==> flow/design.v <==
module uart_tx #(
    parameter BAUD_DIV = 434
) (
    input logic clk,
    input logic rst_n,
    input logic tx_start,
    input logic [7:0] data_in,
    output logic tx_busy,
    output logic tx
);
    logic [9:0] tx_shift;   
    logic [3:0] bit_count;
    logic [11:0] baud_counter;
    logic tx_active;
    always_ff @(posedge clk or negedge rst_n) begin
        if (!rst_n) begin
            tx_active <= 0;
            baud_counter <= 0;
            tx_busy <= 0;
            tx <= 1;   
        end else begin
            if (tx_start && !tx_active) begin
                tx_active <= 1;
                tx_shift <= {1'b1, data_in, 1'b0};   
                baud_counter <= BAUD_DIV;
                bit_count <= 0;
                tx_busy <= 1;
            end else if (tx_active) begin
                if (baud_counter == 0) begin
                    baud_counter <= BAUD_DIV;
                    tx <= tx_shift[0];   
                    tx_shift <= {1'b1, tx_shift[9:1]};   
                    bit_count <= bit_count + 1;
                    if (bit_count == 9) begin   
                        tx_active <= 0;
                        tx_busy <= 0;
                    end
                end else begin
                    baud_counter <= baud_counter - 1;
                end
            end
        end
    end
endmodule
module uart_rx #(
    parameter BAUD_DIV = 434   
) (
    input logic clk,
    input logic rst_n,
    input logic rx,
    output logic [7:0] data_out,
    output logic data_valid,
	 	output logic [7:0] leds
);
    logic [11:0] baud_counter;
    logic [3:0] bit_count;
    logic [7:0] rx_shift;
    logic rx_active;
    always_ff @(posedge clk or negedge rst_n) begin
        if (!rst_n) begin
            baud_counter <= 0;
            bit_count <= 0;
            rx_active <= 0;
            data_valid <= 0;
            rx_shift <= 8'b0;   
        end else begin
            if (!rx_active && !rx) begin
                rx_active <= 1;
                baud_counter <= BAUD_DIV / 2;
                bit_count <= 0;
                rx_shift <= 8'b0;   
            end else if (rx_active) begin
                if (baud_counter == 0) begin
                    baud_counter <= BAUD_DIV;
                    if (bit_count < 9) begin
                        rx_shift <= {rx, rx_shift[7:1]};   
                        bit_count <= bit_count + 1;
                    end else begin
                        rx_active <= 0;
                        data_out <= rx_shift;  
								leds <= rx_shift;
                        data_valid <= 1;
                    end
                end else begin
                    baud_counter <= baud_counter - 1;
                end
            end else begin
                data_valid <= 0;
            end
        end
    end
endmodule
module uart_edge_detection (
    input logic clk,           
    input logic rst_n,         
    input logic uart_rx,       
    output logic uart_tx,      
    output logic led_rx,       
    output logic led_tx,       
    output logic data_ready    
);
    parameter CLOCK_FREQ = 50000000;    
    parameter BAUD_RATE  = 115200;
    parameter BAUD_DIV   = CLOCK_FREQ / BAUD_RATE;
    parameter THRESHOLD  = 4;           
    logic [7:0] rx_data;
    logic rx_done;
    logic [7:0] processed_data;
    logic tx_start;
    logic tx_busy;
    logic [7:0] image_data [0:63];     
    logic [7:0] conv_result [0:35];    
    logic [5:0] rx_counter;            
    logic [5:0] tx_counter;            
    typedef enum logic [1:0] {IDLE, RECEIVE, PROCESS, SEND} state_t;
    state_t state, next_state;
    uart_rx #(
        .BAUD_DIV(BAUD_DIV)
    ) uart_receiver (
        .clk(clk),
        .rst_n(rst_n),
        .rx(uart_rx),
        .data_out(rx_data),
        .data_valid(rx_done)
    );
    uart_tx #(
        .BAUD_DIV(BAUD_DIV)
    ) uart_transmitter (
        .clk(clk),
        .rst_n(rst_n),
        .tx_start(tx_start),
        .data_in(processed_data),
        .tx_busy(tx_busy),
        .tx(uart_tx)
    );
    always_ff @(posedge clk or negedge rst_n) begin
        if (!rst_n)
            state <= IDLE;
        else
            state <= next_state;
    end
    always_comb begin
        case (state)
            IDLE:      next_state = (rx_done) ? RECEIVE : IDLE;
            RECEIVE:   next_state = (rx_counter == 6'd63 && rx_done) ? PROCESS : RECEIVE;
            PROCESS:   next_state = SEND;
            SEND:      next_state = (tx_counter == 6'd36 && !tx_busy) ? IDLE : SEND;
            default:   next_state = IDLE;
        endcase
    end
    always_ff @(posedge clk or negedge rst_n) begin
        if (!rst_n) begin
            rx_counter <= 6'd0;
        end else if ((state == IDLE || state == RECEIVE) && rx_done) begin
            image_data[rx_counter] <= rx_data;
            rx_counter <= rx_counter + 1;
        end else if (state == IDLE) begin
            rx_counter <= 6'd0;
        end
    end
    integer i, j, k, l;
    reg [3:0] sum;
    always_ff @(posedge clk or negedge rst_n) begin
        if (!rst_n) begin
            for (i = 0; i < 36; i = i + 1)
                conv_result[i] <= 8'd0;
        end else if (state == PROCESS) begin
            for (i = 0; i < 6; i = i + 1) begin
                for (j = 0; j < 6; j = j + 1) begin
                    sum = 0;
                    for (k = 0; k < 3; k = k + 1) begin
                        for (l = 0; l < 3; l = l + 1) begin
                            sum = sum + image_data[(i + k) * 8 + (j + l)][0];
                        end
                    end
                    conv_result[i * 6 + j] <= (sum >= THRESHOLD) ? 8'b1 : 8'b0;
                end
            end
        end
    end
    always_ff @(posedge clk or negedge rst_n) begin
        if (!rst_n) begin
            tx_counter <= 6'd0;
            tx_start <= 1'b0;
            processed_data <= 8'd0;
        end else if (state == SEND) begin
            if (!tx_busy && !tx_start) begin
                tx_start <= 1'b1;
                processed_data <= conv_result[tx_counter];
                tx_counter <= tx_counter + 1;
            end else if (tx_start && tx_busy) begin
                tx_start <= 1'b0;
            end
        end else begin
            tx_counter <= 6'd0;
            tx_start <= 1'b0;
        end
    end
    always_ff @(posedge clk or negedge rst_n) begin
        if (!rst_n) begin
            led_rx <= 1'b0;
            led_tx <= 1'b0;
            data_ready <= 1'b0;
        end else begin
            led_rx <= (state == RECEIVE) ? rx_done : 1'b0;
            led_tx <= (state == SEND) ? ~tx_busy : 1'b0;
            data_ready <= (state == SEND);  
        end
    end
endmodule
# Tool chain data of uart_edge_detection
# What the tools print for uart_edge_detection, step after step.
# Line numbers count from 1 in the design file above.
# Cell names lack the library's common part.
# The mark n/a stands for no value.
# design
top	uart_edge_detection
clock	clk
cell_library	sky130hd
corner	tt_025C_1v80

# Word level
# Source: Yosys, flattened and elaborated. Widths are those after wreduce. Registers that Yosys merges into a memory's read port (data or address) are not register bits. Print and check cells do not count. Equal cells are merged and count once.
# word_totals
latch_bits	0
ff_bits	434
clocked_rd_ports_x_width	0
mem_count	0
word_cells	743
ram_bits	0
romBits	0
out_inout_bits	4
# classes
compare	37
reduce_logical	96
multipliers	0
n_mux	84
equal	107
add_sub_neg	294
logic	4
n_shift	0
div_mod_pow	0
# ops
operator	count
adder 4 x 1 -> 4 bit	180
parallel mux 8 bit (select 36 bit)	1
equality test 6 bit with constant B	37
AND reduction 3 bit	69
equality test 6 x 5 -> 1 bit with constant B	32
adder 3 x 1 -> 4 bit	36
greater-or-equal comparator 4 x 3 -> 1 bit with constant B	36
adder 2 x 1 -> 3 bit	36
equality test 6 x 4 -> 1 bit with constant B	16
adder 1 x 1 -> 2 bit	36
two-way mux 12 bit	6
two-way mux 1 bit	57
equality test 6 x 3 -> 1 bit with constant B	8
two-way mux 8 bit	4
subtractor 12 x 1 -> 12 bit with constant B	2
logical NOT 12 bit	2
equality test 6 x 2 -> 1 bit with constant B	4
two-way mux 6 bit	4
two-way mux 4 bit	6
two-way mux 10 bit	2
nonzero test 2 bit	7
adder 6 x 1 -> 6 bit with constant B	2
equality test 6 x 1 -> 1 bit with constant B	2
logical NOT 6 bit	2
two-way mux 9 bit	1
adder 4 x 1 -> 4 bit with constant B	2
parallel mux 2 bit (select 4 bit)	1
logical AND 1 bit	7
# Other operator kinds: 13; their cells: 24.

# Longest topological paths
# Yosys ltp: most cells in a row. Word level: on the elaborated netlist, between registers, memories and ports. Mapped: between sequential cells and ports; inverters and the memories' decode and read muxes count.
# depth
depth_word	10
abc_area	0
depth_mapped	9
mapped_depth_nobuf	9

# Mapped cells and area
# The flow's flattened synthesis, as Yosys stat reports it; memories are mapped. The netlist is that of the ABC_AREA named above (0 if unset); the other value can give another one.
# synth_totals
seq_area_um2	4797.1
synth_area_um2	12634.6
cell_count	1220
ffs	176
# by_type
type	count
dfrtp_1	96
edfxtp_1	78
fa_1	108
ha_1	124
inv_1	227
nor2_1	140
a21o_1	40
a211oi_1	39
a21oi_1	53
nand2_1	70
o21ai_0	28
clkbuf_1	26
xnor2_1	11
and2_1	14
nor2b_1	13
a22o_1	9
nor3_1	15
xor2_1	7
# Not listed: further types 52, cells in them 122.
# The figures by module come from a second, unflattened synthesis with its own total; it is not the netlist above.
# unflattened
hier_cells	1223
area_unflattened_um2	12972.4
# Each row is one instance without its submodules.
# by_module
mod	n_cells	n_inst	area_um2	seq_area_um2
uart_edge_detection	956	1	9962.1	3349.5
uart_rx #(BAUD_DIV=434)	153	1	1670.4	890.9
uart_tx #(BAUD_DIV=434)	114	1	1340.0	767.0

# Worst setup path after synthesis
# OpenSTA on the mapped netlist: ideal clock, no wires. The path of least setup slack (recovery checks aside). Input and output delay are each 20% of the period. Register names are those of the netlist, which keeps one name where synthesis merged equal registers.
# synth_path
path_kind	input to register
start	input uart_rx
end	register uart_receiver.rx_shift[7]
clock_period_ns	20.0
input_delay_ns	4.000
slack_ns	15.152
arrival_time_ns	4.723
setup_ns	0.125
delay_ns	0.848
launch_ns	4.000
n_path_buf	0
path_stages	3
period_less_setup_slack_ns	4.848
# "delay_ns" = arrival - input delay + setup time.
# "path_stages" counts driving pins, that of a launching flip-flop among them; a cell with two outputs on the path counts twice.
# "period_less_setup_slack_ns" is the clock period less the worst setup slack; recovery checks do not enter. This is arithmetic on one report: input and output delays are still those of the set period (20% each).
# Between the ends stands the longest chain of elaborated cells between them, by number of cells; it is not shown to be the way that was timed. Of several equally long chains one is given.
# A line is the first line of the expression or statement that the cell stems from. Yosys adds cells for indexed reads and writes and turns some case tables into memories.
# A register here has more assigning lines than the two given.
# synth_between
path_cell_list	nand2b_1 and3_4 mux2_2
elab_chain_cells	4
# synth_lines
item	line_no	text
start, declared	96	input logic uart_rx,
two-way mux 8 bit	75	if (bit_count < 9) begin
two-way mux 8 bit	73	if (baud_counter == 0) begin
two-way mux 8 bit	72	end else if (rx_active) begin
two-way mux 8 bit	67	if (!rx_active && !rx) begin
end, assigned	65	rx_shift <= 8'b0;
end, assigned	76	rx_shift <= {rx, rx_shift[7:1]};
end, declared	57	logic [7:0] rx_shift;

# Path in the finished layout
# From the final timing report of flow run 1: the path of least setup slack in the routed layout; clock arrival at registers is part of the times.
# layout_path
path_kind	register to register
start	register image_data[28]
end	register conv_result[22][0]
setup_ns	0.15
arrival_time_ns	3.70
n_path_buf	0
path_stages	10
slack_ns	1.49
clock_period_ns	4.89
launch_ns	0.43
# Between the ends stands the longest chain of elaborated cells between them, by number of cells; it is not shown to be the way that was timed. Of several equally long chains one is given.
# layout_between
path_cell_list	edfxtp_1 inv_1 fa_1 fa_1 fa_1 inv_1 ha_1 a21o_1 a211oi_1 a21oi_1
elab_chain_cells	10
# layout_lines
item	line_no	text
start, assigned	155	image_data[rx_counter] <= rx_data;
adder 1 x 1 -> 2 bit	173	sum = sum + image_data[(i + k) * 8 + (j + l)][0];
adder 2 x 1 -> 3 bit	173
adder 3 x 1 -> 4 bit	173
adder 4 x 1 -> 4 bit (5 in a row)	173
greater-or-equal comparator 4 x 3 -> 1 bit	176	conv_result[i * 6 + j] <= (sum >= THRESHOLD) ? 8'b1 : 8'b0;
two-way mux 1 bit	176
end, assigned	166	conv_result[i] <= 8'd0;
end, assigned	176
end, declared	112	logic [7:0] conv_result [0:35];

# Below are 5 stored runs of the flow (Yosys, OpenROAD; platform sky130hd) on uart_edge_detection, each with its settings and what was measured, unordered. Constraints: input delay and output delay 20% of the set period each, output load 0.01 pF.
# "period_reached_ns" is the run's clock period less its worst setup slack. It is reckoned from that one timing run; input and output delays stay at 20% of the period that was set.
# "worst_path_time_ns" means the part of the period allowed to the worst setup path (the constraints hold back 20% at inputs and 20% at outputs) less its slack; where the path has registers, the arrival times of their clocks count too.
# By "final_power_uw" is meant OpenSTA's value without simulated activity: inputs other than the clock are taken to toggle once in ten clock periods, and the tool carries that through the logic.
# Settings: -- = not set for that run.
item,flow run 1,flow run 2,flow run 3,flow run 4,flow run 5
CORE_UTILIZATION,40,16,21,40,38
period_ns,4.89,4.91,7.76,9.75,9.39
CAP_MARGIN,20,0,35,25,5
CORE_MARGIN,2,3,7,2,2
SLEW_MARGIN,20,40,20,20,0
CELL_PAD_IN_SITES_DETAIL_PLACEMENT,--,1,2,--,--
CORE_ASPECT_RATIO,--,1.36,--,0.68,--
CTS_CLUSTER_DIAMETER,--,48,240,--,334
GPL_ROUTABILITY_DRIVEN,--,1,--,--,0
GPL_TIMING_DRIVEN,--,1,--,0,--
PLACE_DENSITY_LB_ADDON,--,0.18,--,--,0.07
SETUP_SLACK_MARGIN,--,0.83,0.75,2.64,--
ABC_AREA,--,--,1,0,--
CELL_PAD_IN_SITES_GLOBAL_PLACEMENT,--,--,0,3,--
CTS_CLUSTER_SIZE,--,--,46,100,--
HOLD_SLACK_MARGIN,--,--,0.13,--,--
MAX_ROUTING_LAYER,--,--,met4,--,--
MIN_ROUTING_LAYER,--,--,met2,met2,met2
PLACE_DENSITY,--,--,0.89,0.4,--
TNS_END_PERCENT,--,--,20,--,75
synth_chip_area_um2,12634.6,12634.6,12724.7,12634.6,12634.6
final_die_area_um2,33024.0,82414.7,67683.2,33050.6,34724.5
finish.stdcell_area_um2,13636.8,14592.7,14311.2,13885.8,13685.6
finish.utilization_pct,43.6,18.7,23.8,44.8,42.0
setup_ws_ns,1.488,1.189,3.420,5.788,5.706
final_setup_tns_ns,0.000,0.000,0.000,0.000,0.000
holdWs_ns,0.454,0.451,0.476,0.446,0.466
final_power_uw,3144,3319,1908,1611,1655
period_reached_ns,3.402,3.721,4.340,3.962,3.684
worst_path_time_ns,3.40,3.72,4.34,3.96,3.68
critical_path_kind,register to register,register to register,register to register,register to register,register to register
